==> flow/design.v <==
module median
#(
    parameter MEM_DATA_WIDTH = 32,
    parameter LUT_ADDR_WIDTH = 10,  
    parameter MEM_ADDR_WIDTH = 10,  
    parameter PIXEL_DATA_WIDTH = 8,
    parameter IMG_WIDTH  = 320,
    parameter IMG_HEIGHT = 320
)(
    input clk,  
    input rst_n,  
    input [31:0] word0,
    input [31:0] word1,
    input [31:0] word2,
    output [PIXEL_DATA_WIDTH-1:0] pixel1,
    output [PIXEL_DATA_WIDTH-1:0] pixel2,
    output [PIXEL_DATA_WIDTH-1:0] pixel3,
    output [PIXEL_DATA_WIDTH-1:0] pixel4,
    output [LUT_ADDR_WIDTH-1:0] raddr_a,
    output [LUT_ADDR_WIDTH-1:0] raddr_b,
    output [LUT_ADDR_WIDTH-1:0] raddr_c,
    output [MEM_ADDR_WIDTH-1:0] waddr
);
    wire [PIXEL_DATA_WIDTH-1:0] x2_y1;
    wire [PIXEL_DATA_WIDTH-1:0] x2_y0;
    wire [PIXEL_DATA_WIDTH-1:0] x2_ym1;
    wire [PIXEL_DATA_WIDTH-1:0] x1_y1;
    wire [PIXEL_DATA_WIDTH-1:0] x1_y0;
    wire [PIXEL_DATA_WIDTH-1:0] x1_ym1;
    wire [PIXEL_DATA_WIDTH-1:0] x0_y1;
    wire [PIXEL_DATA_WIDTH-1:0] x0_y0;
    wire [PIXEL_DATA_WIDTH-1:0] x0_ym1;
    wire [PIXEL_DATA_WIDTH-1:0] xm1_y1;
    wire [PIXEL_DATA_WIDTH-1:0] xm1_y0;
    wire [PIXEL_DATA_WIDTH-1:0] xm1_ym1;
    assign x2_y1   = word0[PIXEL_DATA_WIDTH-1:0];
    assign x2_y0   = word1[PIXEL_DATA_WIDTH-1:0];
    assign x2_ym1  = word2[PIXEL_DATA_WIDTH-1:0];
    assign x1_y1   = word0[(PIXEL_DATA_WIDTH*2)-1:PIXEL_DATA_WIDTH];
    assign x1_y0   = word1[(PIXEL_DATA_WIDTH*2)-1:PIXEL_DATA_WIDTH];
    assign x1_ym1  = word2[(PIXEL_DATA_WIDTH*2)-1:PIXEL_DATA_WIDTH];
    assign x0_y1   = word0[(PIXEL_DATA_WIDTH*3)-1:(PIXEL_DATA_WIDTH*2)];
    assign x0_y0   = word1[(PIXEL_DATA_WIDTH*3)-1:(PIXEL_DATA_WIDTH*2)];
    assign x0_ym1  = word2[(PIXEL_DATA_WIDTH*3)-1:(PIXEL_DATA_WIDTH*2)];
    assign xm1_y1  = word0[(PIXEL_DATA_WIDTH*4)-1:(PIXEL_DATA_WIDTH*3)];
    assign xm1_y0  = word1[(PIXEL_DATA_WIDTH*4)-1:(PIXEL_DATA_WIDTH*3)];
    assign xm1_ym1 = word2[(PIXEL_DATA_WIDTH*4)-1:(PIXEL_DATA_WIDTH*3)];
    wire [PIXEL_DATA_WIDTH-1:0] c3l;
    wire [PIXEL_DATA_WIDTH-1:0] c3h;
    wire [PIXEL_DATA_WIDTH-1:0] c3m;
    wire [PIXEL_DATA_WIDTH-1:0] c3l_reg;
    wire [PIXEL_DATA_WIDTH-1:0] c3h_reg;
    wire [PIXEL_DATA_WIDTH-1:0] c3m_reg;
    wire [PIXEL_DATA_WIDTH-1:0] c2l;
    wire [PIXEL_DATA_WIDTH-1:0] c2h;
    wire [PIXEL_DATA_WIDTH-1:0] c2m;
    wire [PIXEL_DATA_WIDTH-1:0] c2l_reg;
    wire [PIXEL_DATA_WIDTH-1:0] c2h_reg;
    wire [PIXEL_DATA_WIDTH-1:0] c2m_reg;
    wire [PIXEL_DATA_WIDTH-1:0] c1l;
    wire [PIXEL_DATA_WIDTH-1:0] c1h;
    wire [PIXEL_DATA_WIDTH-1:0] c1m;
    wire [PIXEL_DATA_WIDTH-1:0] c0h;
    wire [PIXEL_DATA_WIDTH-1:0] c0m;
    wire [PIXEL_DATA_WIDTH-1:0] c0l;
    wire [PIXEL_DATA_WIDTH-1:0] p1_sig;
    wire [PIXEL_DATA_WIDTH-1:0] p2_sig;
    wire [PIXEL_DATA_WIDTH-1:0] p3_sig;
    state_machine
    #(
        .LUT_ADDR_WIDTH(LUT_ADDR_WIDTH),
        .IMG_WIDTH(IMG_WIDTH),
        .IMG_HEIGHT(IMG_HEIGHT)
    ) window_contol (
        .clk(clk),  
        .rst_n(rst_n),  
        .raddr_a(raddr_a),
        .raddr_b(raddr_b),
        .raddr_c(raddr_c),
        .waddr(waddr)
    );
    common_network
    #(
        .DATA_WIDTH(PIXEL_DATA_WIDTH)
    ) common_network_u0 (
        .x2_y1(x2_y1),
        .x2_y0(x2_y0),
        .x2_ym1(x2_ym1),
        .x1_y1(x1_y1),
        .x1_y0(x1_y0),
        .x1_ym1(x1_ym1),
        .x0_y1(x0_y1),
        .x0_y0(x0_y0),
        .x0_ym1(x0_ym1),
        .xm1_y1(xm1_y1),
        .xm1_y0(xm1_y0),
        .xm1_ym1(xm1_ym1),
        .c3l(c3l),
        .c3h(c3h),
        .c3m(c3m),
        .c2l(c2l),
        .c2h(c2h),
        .c2m(c2m),
        .c1l(c1l),
        .c1h(c1h),
        .c1m(c1m),
        .c0h(c0h),
        .c0m(c0m),
        .c0l(c0l)
    );
    dff_3_pipe
    #(
        .DATA_WIDTH(PIXEL_DATA_WIDTH)
    ) dff_c3_pipe (
        .clk(clk),
        .rst_n(rst_n),
        .d0(c3h),
        .d1(c3m),
        .d2(c3l),
        .q0(c3h_reg),
        .q1(c3m_reg),
        .q2(c3l_reg)
    );
    dff_3_pipe
    #(
        .DATA_WIDTH(PIXEL_DATA_WIDTH)
    ) dff_c2_pipe (
        .clk(clk),
        .rst_n(rst_n),
        .d0(c2h),
        .d1(c2m),
        .d2(c2l),
        .q0(c2h_reg),
        .q1(c2m_reg),
        .q2(c2l_reg)
    );
    dff_3_pipe
    #(
        .DATA_WIDTH(PIXEL_DATA_WIDTH)
    ) dff_out_pipe (
        .clk(clk),
        .rst_n(rst_n),
        .d0(p1_sig),
        .d1(p2_sig),
        .d2(p3_sig),
        .q0(pixel1),
        .q1(pixel2),
        .q2(pixel3)
    );
    pixel_network
    #(
        .DATA_WIDTH(PIXEL_DATA_WIDTH)
    ) pixel_network_u0 (
        .c3h(c1h),
        .c3m(c1m),
        .c3l(c1l),
        .c2h(c0h),
        .c2m(c0m),
        .c2l(c0l),
        .c1h(c3h_reg),
        .c1m(c3m_reg),
        .c1l(c3l_reg),
        .median(p1_sig)
    );
    pixel_network
    #(
        .DATA_WIDTH(PIXEL_DATA_WIDTH)
    ) pixel_network_u1 (
        .c3h(c2h),
        .c3m(c2m),
        .c3l(c2l),
        .c2h(c1h),
        .c2m(c1m),
        .c2l(c1l),
        .c1h(c0h),
        .c1m(c0m),
        .c1l(c0l),
        .median(p2_sig)
    );
    pixel_network
    #(
        .DATA_WIDTH(PIXEL_DATA_WIDTH)
    ) pixel_network_u2 (
        .c3h(c3h),
        .c3m(c3m),
        .c3l(c3l),
        .c2h(c2h),
        .c2m(c2m),
        .c2l(c2l),
        .c1h(c1h),
        .c1m(c1m),
        .c1l(c1l),
        .median(p3_sig)
    );
    pixel_network
    #(
        .DATA_WIDTH(PIXEL_DATA_WIDTH)
    ) pixel_network_u3 (
        .c3h(c0h),
        .c3m(c0m),
        .c3l(c0l),
        .c2h(c3h_reg),
        .c2m(c3m_reg),
        .c2l(c3l_reg),
        .c1h(c2h_reg),
        .c1m(c2m_reg),
        .c1l(c2l_reg),
        .median(pixel4)
    );
endmodule
module node
#(
    parameter DATA_WIDTH = 8,
    parameter LOW_MUX = 1,  
    parameter HI_MUX = 1  
)(
    input [DATA_WIDTH-1:0] data_a,
    input [DATA_WIDTH-1:0] data_b,
    output reg [DATA_WIDTH-1:0] data_hi,
    output reg [DATA_WIDTH-1:0] data_lo
);
    reg sel0;
    always @(*)
    begin : comparator
        if( data_b > data_a) begin
            sel0 = 1'b0;  
        end else begin
            sel0 = 1'b1;  
        end
    end
    always @(*)
    begin : mux_lo_hi
        case (sel0)
            1'b0 :
            begin
                if(LOW_MUX == 1)
                    data_lo = data_a;
                if(HI_MUX == 1)
                    data_hi = data_b;
            end
            1'b1 :
            begin
                if(LOW_MUX == 1)
                    data_lo = data_b;
                if(HI_MUX == 1)
                    data_hi = data_a;
            end
            default :
            begin
                data_lo = {DATA_WIDTH{1'b0}};
                data_hi = {DATA_WIDTH{1'b0}};
            end
        endcase
    end
endmodule
module pixel_network
#(
    parameter DATA_WIDTH = 8
)(
    input [DATA_WIDTH-1:0] c3h,
    input [DATA_WIDTH-1:0] c3m,
    input [DATA_WIDTH-1:0] c3l,
    input [DATA_WIDTH-1:0] c2h,
    input [DATA_WIDTH-1:0] c2m,
    input [DATA_WIDTH-1:0] c2l,
    input [DATA_WIDTH-1:0] c1h,
    input [DATA_WIDTH-1:0] c1m,
    input [DATA_WIDTH-1:0] c1l,
    output [DATA_WIDTH-1:0] median
);
    wire [DATA_WIDTH-1:0] node_u0_lo;
    wire [DATA_WIDTH-1:0] node_u1_hi;
    wire [DATA_WIDTH-1:0] node_u1_lo;
    wire [DATA_WIDTH-1:0] node_u2_hi;
    wire [DATA_WIDTH-1:0] node_u3_lo;
    wire [DATA_WIDTH-1:0] node_u4_hi;
    wire [DATA_WIDTH-1:0] node_u5_hi;
    wire [DATA_WIDTH-1:0] node_u6_lo;
    wire [DATA_WIDTH-1:0] node_u7_hi;
    wire [DATA_WIDTH-1:0] node_u7_lo;
    wire [DATA_WIDTH-1:0] node_u8_hi;
    node
    #(
        .DATA_WIDTH(DATA_WIDTH),
        .LOW_MUX(1),  
        .HI_MUX(0)  
    ) node_u0 (
        .data_a(c3h),
        .data_b(c2h),
        .data_lo(node_u0_lo)
    );
    node
    #(
        .DATA_WIDTH(DATA_WIDTH),
        .LOW_MUX(1),  
        .HI_MUX(1)  
    ) node_u1 (
        .data_a(c3m),
        .data_b(c2m),
        .data_hi(node_u1_hi),
        .data_lo(node_u1_lo)
    );
    node
    #(
        .DATA_WIDTH(DATA_WIDTH),
        .LOW_MUX(0),  
        .HI_MUX(1)  
    ) node_u2 (
        .data_a(c2l),
        .data_b(c1l),
        .data_hi(node_u2_hi)
    );
    node
    #(
        .DATA_WIDTH(DATA_WIDTH),
        .LOW_MUX(1),  
        .HI_MUX(0)  
    ) node_u3 (
        .data_a(node_u0_lo),
        .data_b(c1h),
        .data_lo(node_u3_lo)
    );
    node
    #(
        .DATA_WIDTH(DATA_WIDTH),
        .LOW_MUX(0),  
        .HI_MUX(1)  
    ) node_u4 (
        .data_a(node_u1_lo),
        .data_b(c1m),
        .data_hi(node_u4_hi)
    );
    node
    #(
        .DATA_WIDTH(DATA_WIDTH),
        .LOW_MUX(0),  
        .HI_MUX(1)  
    ) node_u5 (
        .data_a(c3l),
        .data_b(node_u2_hi),
        .data_hi(node_u5_hi)
    );
    node
    #(
        .DATA_WIDTH(DATA_WIDTH),
        .LOW_MUX(1),  
        .HI_MUX(0)  
    ) node_u6 (
        .data_a(node_u1_hi),
        .data_b(node_u4_hi),
        .data_lo(node_u6_lo)
    );
    node
    #(
        .DATA_WIDTH(DATA_WIDTH),
        .LOW_MUX(1),  
        .HI_MUX(1)  
    ) node_u7 (
        .data_a(node_u3_lo),
        .data_b(node_u6_lo),
        .data_hi(node_u7_hi),
        .data_lo(node_u7_lo)
    );
    node
    #(
        .DATA_WIDTH(DATA_WIDTH),
        .LOW_MUX(0),  
        .HI_MUX(1)  
    ) node_u8 (
        .data_a(node_u7_lo),
        .data_b(node_u5_hi),
        .data_hi(node_u8_hi)
    );
    node
    #(
        .DATA_WIDTH(DATA_WIDTH),
        .LOW_MUX(1),  
        .HI_MUX(0)  
    ) node_u9 (
        .data_a(node_u7_hi),
        .data_b(node_u8_hi),
        .data_lo(median)
    );
endmodule
module state_machine
#(
    parameter LUT_ADDR_WIDTH = 10,
    parameter IMG_WIDTH = 234,
    parameter IMG_HEIGHT = 234
)(
    input clk,  
    input rst_n,  
    output reg [LUT_ADDR_WIDTH-1:0] raddr_a,
    output reg [LUT_ADDR_WIDTH-1:0] raddr_b,
    output reg [LUT_ADDR_WIDTH-1:0] raddr_c,
    output reg [LUT_ADDR_WIDTH-1:0] waddr,
    output reg [1:0] window_line_counter,
    output reg [9:0] window_column_counter,
    output reg [9:0] memory_shift
);
    reg valid;
    always @(posedge clk or negedge rst_n)
    begin : out_memory_counter
        if(~rst_n) begin
            waddr <= {LUT_ADDR_WIDTH{1'b0}};
        end else if(valid) begin
            waddr <= waddr + 1'b1;
        end
    end
    always @(posedge clk or negedge rst_n)
    begin : addr_counter
        if(~rst_n) begin
            window_column_counter <= 10'd0;
            window_line_counter <= 2'b00;
            valid <= 1'b0;
            raddr_a <= {LUT_ADDR_WIDTH{1'b0}};
            raddr_b <= {LUT_ADDR_WIDTH{1'b0}};
            raddr_c <= {LUT_ADDR_WIDTH{1'b0}};
        end else begin
            if(window_column_counter != ((IMG_WIDTH/4)-1)) begin
                window_column_counter <= window_column_counter + 1'b1;
                valid <= 1'b1;
                raddr_a <= raddr_a + 1'b1;
                raddr_b <= raddr_b + 1'b1;
                raddr_c <= raddr_c + 1'b1;
            end else begin
                window_column_counter <= 10'd0;
                case (window_line_counter)
                    2'b00 :
                    begin
                        raddr_a <= raddr_a + 1'b1;
                        raddr_b <= raddr_b - window_column_counter;
                        raddr_c <= raddr_c - window_column_counter;
                        window_line_counter = window_line_counter + 1'b1;
                    end
                    2'b01 :
                    begin
                        raddr_b <= raddr_b + 1'b1;
                        raddr_a <= raddr_a - window_column_counter;
                        raddr_c <= raddr_c - window_column_counter;
                        window_line_counter = window_line_counter + 1'b1;
                    end
                    2'b10 :
                    begin
                        raddr_b <= raddr_b - window_column_counter;
                        raddr_a <= raddr_a - window_column_counter;
                        raddr_c <= raddr_c + 1'b1;
                        window_line_counter = 2'b00;
                    end
                    default :
                    begin
                        raddr_a <= {LUT_ADDR_WIDTH{1'b0}};
                        raddr_b <= {LUT_ADDR_WIDTH{1'b0}};
                        raddr_c <= {LUT_ADDR_WIDTH{1'b0}};
                    end
                endcase
            end
        end
    end
endmodule
module dff_3_pipe
#(
    parameter DATA_WIDTH = 8
)(
    input clk,
    input rst_n,
    input [DATA_WIDTH-1:0] d0,
    input [DATA_WIDTH-1:0] d1,
    input [DATA_WIDTH-1:0] d2,
    output reg [DATA_WIDTH-1:0] q0,
    output reg [DATA_WIDTH-1:0] q1,
    output reg [DATA_WIDTH-1:0] q2
);
always @(posedge clk or negedge rst_n)
begin : register_bank_3u
    if(~rst_n) begin
        q0 <= {DATA_WIDTH{1'b0}};
        q1 <= {DATA_WIDTH{1'b0}};
        q2 <= {DATA_WIDTH{1'b0}};
    end else begin
        q0 <= d0;
        q1 <= d1;
        q2 <= d2;
    end
end
endmodule
module common_network
#(
    parameter DATA_WIDTH = 8
)(
    input [DATA_WIDTH-1:0] x2_y1,
    input [DATA_WIDTH-1:0] x2_y0,
    input [DATA_WIDTH-1:0] x2_ym1,
    input [DATA_WIDTH-1:0] x1_y1,
    input [DATA_WIDTH-1:0] x1_y0,
    input [DATA_WIDTH-1:0] x1_ym1,
    input [DATA_WIDTH-1:0] x0_y1,
    input [DATA_WIDTH-1:0] x0_y0,
    input [DATA_WIDTH-1:0] x0_ym1,
    input [DATA_WIDTH-1:0] xm1_y1,
    input [DATA_WIDTH-1:0] xm1_y0,
    input [DATA_WIDTH-1:0] xm1_ym1,
    output [DATA_WIDTH-1:0] c3l,
    output [DATA_WIDTH-1:0] c3h,
    output [DATA_WIDTH-1:0] c3m,
    output [DATA_WIDTH-1:0] c2l,
    output [DATA_WIDTH-1:0] c2h,
    output [DATA_WIDTH-1:0] c2m,
    output [DATA_WIDTH-1:0] c1l,
    output [DATA_WIDTH-1:0] c1h,
    output [DATA_WIDTH-1:0] c1m,
    output [DATA_WIDTH-1:0] c0h,
    output [DATA_WIDTH-1:0] c0m,
    output [DATA_WIDTH-1:0] c0l
);
    wire [DATA_WIDTH-1:0] node_u0_hi;
    wire [DATA_WIDTH-1:0] node_u0_lo;
    wire [DATA_WIDTH-1:0] node_u1_hi;
    wire [DATA_WIDTH-1:0] node_u1_lo;
    wire [DATA_WIDTH-1:0] node_u2_hi;
    wire [DATA_WIDTH-1:0] node_u2_lo;
    wire [DATA_WIDTH-1:0] node_u3_hi;
    wire [DATA_WIDTH-1:0] node_u3_lo;
    wire [DATA_WIDTH-1:0] node_u4_hi;
    wire [DATA_WIDTH-1:0] node_u4_lo;
    wire [DATA_WIDTH-1:0] node_u5_hi;
    wire [DATA_WIDTH-1:0] node_u5_lo;
    wire [DATA_WIDTH-1:0] node_u6_hi;
    wire [DATA_WIDTH-1:0] node_u6_lo;
    wire [DATA_WIDTH-1:0] node_u7_hi;
    wire [DATA_WIDTH-1:0] node_u7_lo;
    wire [DATA_WIDTH-1:0] node_u8_hi;
    wire [DATA_WIDTH-1:0] node_u8_lo;
    wire [DATA_WIDTH-1:0] node_u9_hi;
    wire [DATA_WIDTH-1:0] node_u9_lo;
    wire [DATA_WIDTH-1:0] node_u10_hi;
    wire [DATA_WIDTH-1:0] node_u10_lo;
    wire [DATA_WIDTH-1:0] node_u11_hi;
    wire [DATA_WIDTH-1:0] node_u11_lo;
    wire [DATA_WIDTH-1:0] node_u12_hi;
    wire [DATA_WIDTH-1:0] node_u12_lo;
    assign c3l = node_u4_lo;
    assign c3h = node_u8_hi;
    assign c3m = node_u8_lo;
    assign c2l = node_u5_lo;
    assign c2h = node_u9_hi;
    assign c2m = node_u9_lo;
    assign c1l = node_u6_lo;
    assign c1h = node_u10_hi;
    assign c1m = node_u10_lo;
    assign c0h = node_u11_hi;
    assign c0m = node_u11_lo;
    assign c0l = node_u7_lo;
    node
    #(
        .DATA_WIDTH(DATA_WIDTH),
        .LOW_MUX(1),  
        .HI_MUX(1)  
    ) node_u0 (
        .data_a(x2_y1),
        .data_b(x2_y0),
        .data_hi(node_u0_hi),
        .data_lo(node_u0_lo)
    );
    node
    #(
        .DATA_WIDTH(DATA_WIDTH),
        .LOW_MUX(1),  
        .HI_MUX(1)  
    ) node_u1 (
        .data_a(x1_y1),
        .data_b(x1_y0),
        .data_hi(node_u1_hi),
        .data_lo(node_u1_lo)
    );
    node
    #(
        .DATA_WIDTH(DATA_WIDTH),
        .LOW_MUX(1),  
        .HI_MUX(1)  
    ) node_u2 (
        .data_a(x0_y1),
        .data_b(x0_y0),
        .data_hi(node_u2_hi),
        .data_lo(node_u2_lo)
    );
    node
    #(
        .DATA_WIDTH(DATA_WIDTH),
        .LOW_MUX(1),  
        .HI_MUX(1)  
    ) node_u3 (
        .data_a(xm1_y1),
        .data_b(xm1_y0),
        .data_hi(node_u3_hi),
        .data_lo(node_u3_lo)
    );
    node
    #(
        .DATA_WIDTH(DATA_WIDTH),
        .LOW_MUX(1),  
        .HI_MUX(1)  
    ) node_u4 (
        .data_a(node_u0_lo),
        .data_b(x2_ym1),
        .data_hi(node_u4_hi),
        .data_lo(node_u4_lo)
    );
    node
    #(
        .DATA_WIDTH(DATA_WIDTH),
        .LOW_MUX(1),  
        .HI_MUX(1)  
    ) node_u5 (
        .data_a(node_u1_lo),
        .data_b(x1_ym1),
        .data_hi(node_u5_hi),
        .data_lo(node_u5_lo)
    );
    node
    #(
        .DATA_WIDTH(DATA_WIDTH),
        .LOW_MUX(1),  
        .HI_MUX(1)  
    ) node_u6 (
        .data_a(node_u2_lo),
        .data_b(x0_ym1),
        .data_hi(node_u6_hi),
        .data_lo(node_u6_lo)
    );
    node
    #(
        .DATA_WIDTH(DATA_WIDTH),
        .LOW_MUX(1),  
        .HI_MUX(1)  
    ) node_u7 (
        .data_a(node_u3_lo),
        .data_b(xm1_ym1),
        .data_hi(node_u7_hi),
        .data_lo(node_u7_lo)
    );
    node
    #(
        .DATA_WIDTH(DATA_WIDTH),
        .LOW_MUX(1),  
        .HI_MUX(1)  
    ) node_u8 (
        .data_a(node_u0_hi),
        .data_b(node_u4_hi),
        .data_hi(node_u8_hi),
        .data_lo(node_u8_lo)
    );
    node
    #(
        .DATA_WIDTH(DATA_WIDTH),
        .LOW_MUX(1),  
        .HI_MUX(1)  
    ) node_u9 (
        .data_a(node_u1_hi),
        .data_b(node_u5_hi),
        .data_hi(node_u9_hi),
        .data_lo(node_u9_lo)
    );
    node
    #(
        .DATA_WIDTH(DATA_WIDTH),
        .LOW_MUX(1),  
        .HI_MUX(1)  
    ) node_u10 (
        .data_a(node_u2_hi),
        .data_b(node_u6_hi),
        .data_hi(node_u10_hi),
        .data_lo(node_u10_lo)
    );
    node
    #(
        .DATA_WIDTH(DATA_WIDTH),
        .LOW_MUX(1),  
        .HI_MUX(1)  
    ) node_u11 (
        .data_a(node_u3_hi),
        .data_b(node_u7_hi),
        .data_hi(node_u11_hi),
        .data_lo(node_u11_lo)
    );
endmodule
Tool chain data of median --
Tool output for the design above, in the order of the flow. Line numbers count from 1 in the design file above. Operators carry their Yosys type and port widths (W data, S select, Z words). Library cell names are shortened. A cell with - has no value.
Inputs: design top median, clock input clk, cell library sky130hd, library corner tt_025C_1v80

After elaboration --
Yosys after proc, flatten, opt, wreduce and memory -nomap, before mapping. Memory bits, and registers merged into a memory's read port (data or address), are not among the register bits. Print and check cells are not counted. Equal cells are merged and count once.
Word-level totals: flip-flop bits (word level) 125, word-level cells 219, bits of input ports 98
Cells by class: mux-type cells 132, add/sub/neg operators 9, equality and inequality tests 3, bitwise gates (word level) 1, reductions and logical operators 6, order comparisons 52
Operators with widths (count):
- $pmux W8 S2 | 72
- $gt A8 B8 Y1 | 52
- $pmux W10 S2 | 3
- $mux W1 | 52
- $add A10 B1 Y10 const B | 5
- $mux W10 | 4
- $sub A10 B10 Y10 | 3
- $ne A10 B7 Y1 const B | 1
- $reduce_or A2 Y1 | 3
- $pmux W2 S2 | 1
- $add A2 B1 Y2 const B | 1
- $eq A2 B1 Y1 const B | 1
- $eq A2 B2 Y1 const B | 1
- $logic_not A2 Y1 | 1
- $reduce_and A2 Y1 | 1
- $reduce_bool A2 Y1 | 1
- $not A1 Y1 | 1

Longest topological paths --
Yosys ltp: most cells in a row. Word level: on the elaborated netlist, between registers, memories and ports. Mapped: between sequential cells and ports; inverters and the memories' decode and read muxes count.
Logic depth: depth after elaboration 27, ABC_AREA 1, depth in mapped cells 107, depth with buffers taken out 100

After synthesis --
Yosys stat after the flow's synthesis: flattened, memories mapped to cells. It holds for the ABC_AREA given above (unset counts as 0); a run with the other value may have another netlist.
Cell types:
- ha_1 | count 429, total area 5.37E+03 um^2
- nand2_1 | count 981, total area 3.68E+03 um^2
- dfrtp_1 | count 125, total area 3128 um^2
- o21ai_0 | count 409, total area 2.05E+03 um^2
- inv_1 | count 521, total area 1.96E+03 um^2
- nand3_1 | count 189, total area 945.907 um^2
- a21oi_1 | count 185, total area 925.888 um^2
- nor2_1 | count 204, total area 765.734 um^2
- nand2_2 | count 40, total area 250.24 um^2
- clkbuf_1 | count 66, total area 247.738 um^2
- a211oi_1 | count 32, total area 240.23 um^2
- and2_1 | count 38, total area 237.728 um^2
- xor2_1 | count 26, total area 227.718 um^2
- o21ai_1 | count 38, total area 190.182 um^2
- xnor2_1 | count 17, total area 148.893 um^2
- nand4_1 | count 21, total area 131.376 um^2
- or2_2 | count 19, total area 118.864 um^2
- nand2_4 | count 10, total area 112.608 um^2
Not listed: further types 41, cells in them 204.
Synthesis totals: buffer cells 77, chip area (Yosys) 22288.9 um^2, mapped cells 3554, mapped flip-flops 125

Worst setup path after synthesis --
Path of least setup slack by OpenSTA after synthesis, without wires, with an ideal clock, recovery checks aside; 20% of the period is set as input and as output delay. Where synthesis merged equal registers, the netlist keeps one of their names.
Timing after synthesis: path type input to output, start point in word0[29], end point out pixel4[5], clock period 30000 ps, driving pins on the path 77, data required time 24000 ps, delay of the path 11918 ps, arrival time 17918 ps, external output delay 6000 ps, slack 6082 ps, input delay 6000 ps, synthesis period reached 23918 ps
"delay of the path" = arrival - input delay + setup time. At an output port there is no setup time. "driving pins on the path": output pins that drive a net of the path, with the launching flip-flop's if there is one; two outputs of one cell count as two. "synthesis period reached" is the clock period less the worst setup slack; recovery checks do not enter. This is arithmetic on one report: input and output delays are still those of the set period (20% each). The rows between start and end are the longest chain of elaborated cells between them; the timing report does not say that the signal goes this way. Where chains are equally long, one stands for them. A line is the first line of the expression or statement that the cell stems from. Yosys adds cells for indexed reads and writes and turns some case tables into memories.
Between the ends, after synthesis: path through inv_1 -> ha_1 -> a21oi_1 -> nor2_1 -> nor2_1 -> nand3_2 -> nand2_2 -> buf_2 -> clkbuf_1 -> nand2_1 -> o21ai_0 -> inv_1 -> ha_1 -> a21oi_1 -> o21bai_1 -> a221oi_1 -> nand2_1 -> nand2_2 -> (+41 left out) -> o21ai_1 -> inv_1 -> ha_1 -> nand4_4 -> nand2_4 -> nand2_1 -> and2_1 -> ha_1 -> inv_1 -> nor2_1 -> nor2_1 -> o21ai_0 -> nand2_1 -> a21boi_0 -> inv_1 -> clkbuf_1 -> or2_1 -> nand2_1, cells in the longest elaborated chain 27, elaborated cells on any way between the ends 41, source lines of those cells 2, those cells by class compare: 12; mux: 29
Ends and longest elaborated chain, after synthesis:
- start, declared | line 12 | input [31:0] word0,
- $gt A8 B8 Y1 | line 225 | if( data_b > data_a) begin
- $mux W1 | line 225
- $pmux W8 S2 | line 233 | case (sel0)
- $gt A8 B8 Y1 | line 225
- $mux W1 | line 225
- $pmux W8 S2 | line 233
- $gt A8 B8 Y1 | line 225
- (+13 left out)
- $pmux W8 S2 | line 233
- $gt A8 B8 Y1 | line 225
- $mux W1 | line 225
- $pmux W8 S2 | line 233
- $gt A8 B8 Y1 | line 225
- $mux W1 | line 225
- $pmux W8 S2 | line 233
- end, declared | line 18 | output [PIXEL_DATA_WIDTH-1:0] pixel4,

Worst path after layout --
From the final timing report of run 2: the path of least setup slack in the routed layout; clock arrival at registers is part of the times. The path's times are printed in steps of 10 ps; the period is the one set.
Timing after layout: path type input to output, start point in word0[27], end point out pixel4[0], external output delay 3360 ps, driving pins on the path 100, clock period 16800 ps, slack -4030 ps, data required time 13440 ps, arrival time 17470 ps, input delay 3360 ps
The rows between start and end are the longest chain of elaborated cells between them; the timing report does not say that the signal goes this way. Where chains are equally long, one stands for them.
Between the ends, after layout: path through buf_12 -> inv_12 -> ha_4 -> nand2_4 -> buf_6 -> inv_2 -> nand4_1 -> nand2_2 -> buf_6 -> clkbuf_16 -> nand2_4 -> o21ai_4 -> inv_2 -> ha_4 -> nand4_1 -> nor2_1 -> o21ai_1 -> inv_1 -> (+64 left out) -> nand2_4 -> buf_6 -> nand3_4 -> and2_4 -> ha_4 -> inv_2 -> nor2_2 -> nor2_2 -> o21ai_2 -> nand2_2 -> a21boi_4 -> inv_2 -> buf_8 -> buf_6 -> buf_6 -> nand3_2 -> nand2_2 -> buf_6, cells in the longest elaborated chain 27, elaborated cells on any way between the ends 41, source lines of those cells 2, those cells by class compare: 12; mux: 29
Ends and longest elaborated chain, after layout:
- start, declared | line 12 | input [31:0] word0,
- $gt A8 B8 Y1 | line 225 | if( data_b > data_a) begin
- $mux W1 | line 225
- $pmux W8 S2 | line 233 | case (sel0)
- $gt A8 B8 Y1 | line 225
- $mux W1 | line 225
- $pmux W8 S2 | line 233
- $gt A8 B8 Y1 | line 225
- (+13 left out)
- $pmux W8 S2 | line 233
- $gt A8 B8 Y1 | line 225
- $mux W1 | line 225
- $pmux W8 S2 | line 233
- $gt A8 B8 Y1 | line 225
- $mux W1 | line 225
- $pmux W8 S2 | line 233
- end, declared | line 18 | output [PIXEL_DATA_WIDTH-1:0] pixel4,

Data sheet: physical implementation of median

Settings and measured results of 4 stored flow runs for module median (sky130hd), not sorted in any way. The constraints put input and output delay at 20% of the set period each and load the outputs with 0.01 pF.
"achieved period" is the run's clock period less its worst setup slack. It is reckoned from that one timing run; input and output delays stay at 20% of the period that was set.
"time used up by the worst setup path": the worst setup path's part of the clock period (all of it between registers, 20% less for each end at a port) less its slack. A launch clock that arrives late makes it longer, a capture clock that arrives late makes it shorter.
"time used up by the worst setup path" is known to 10 ps.

* Run 1 | settings: ABC_AREA 1; CAP_MARGIN 35; CELL_PAD_IN_SITES_DETAIL_PLACEMENT 2; CTS_CLUSTER_DIAMETER 274; GPL_ROUTABILITY_DRIVEN 1; GPL_TIMING_DRIVEN 0; HOLD_SLACK_MARGIN 0.23; SETUP_SLACK_MARGIN 5.0; TNS_END_PERCENT 80; period_ns 30.0; CORE_MARGIN 2; CORE_UTILIZATION 40; SLEW_MARGIN 20 | incomplete, clock tree synthesis halted on DPL-0033
* Run 2 | settings: ABC_AREA 1; CAP_MARGIN 40; CELL_PAD_IN_SITES_DETAIL_PLACEMENT 1; CELL_PAD_IN_SITES_GLOBAL_PLACEMENT 2; CORE_ASPECT_RATIO 1.07; CTS_CLUSTER_DIAMETER 176; CTS_CLUSTER_SIZE 48; GPL_ROUTABILITY_DRIVEN 1; GPL_TIMING_DRIVEN 0; HOLD_SLACK_MARGIN 0.23; SETUP_SLACK_MARGIN 5.0; TNS_END_PERCENT 80; period_ns 16.8; CORE_MARGIN 2; CORE_UTILIZATION 40; SLEW_MARGIN 20 | results: chip area in the Yosys report 22288.9 um^2; overall die area 57627.5 um^2; std-cell area (final layout) 34550.6 um^2; post-layout utilization 62.7%; worst setup slack after layout -4033 ps; post-route setup TNS -37485 ps; lowest hold slack 504 ps; achieved period 20833 ps; time used up by the worst setup path 14110 ps; worst path kind input to output
* Run 3 | settings: ABC_AREA 0; CELL_PAD_IN_SITES_DETAIL_PLACEMENT 1; CELL_PAD_IN_SITES_GLOBAL_PLACEMENT 2; CORE_ASPECT_RATIO 1.86; CORE_MARGIN 4; CORE_UTILIZATION 43; CTS_CLUSTER_DIAMETER 120; PLACE_DENSITY 0.78; period_ns 17.6; CAP_MARGIN 20; SLEW_MARGIN 20 | incomplete, routing halted on GRT-0232
* Run 4 | settings: ABC_AREA 1; CAP_MARGIN 40; CELL_PAD_IN_SITES_DETAIL_PLACEMENT 1; CELL_PAD_IN_SITES_GLOBAL_PLACEMENT 3; CORE_ASPECT_RATIO 1.07; CTS_CLUSTER_DIAMETER 176; CTS_CLUSTER_SIZE 48; GPL_ROUTABILITY_DRIVEN 1; GPL_TIMING_DRIVEN 0; HOLD_SLACK_MARGIN 0.23; SETUP_SLACK_MARGIN 5.0; TNS_END_PERCENT 80; period_ns 16.8; CORE_MARGIN 2; CORE_UTILIZATION 40; SLEW_MARGIN 20 | incomplete, placement halted on GPL-0301
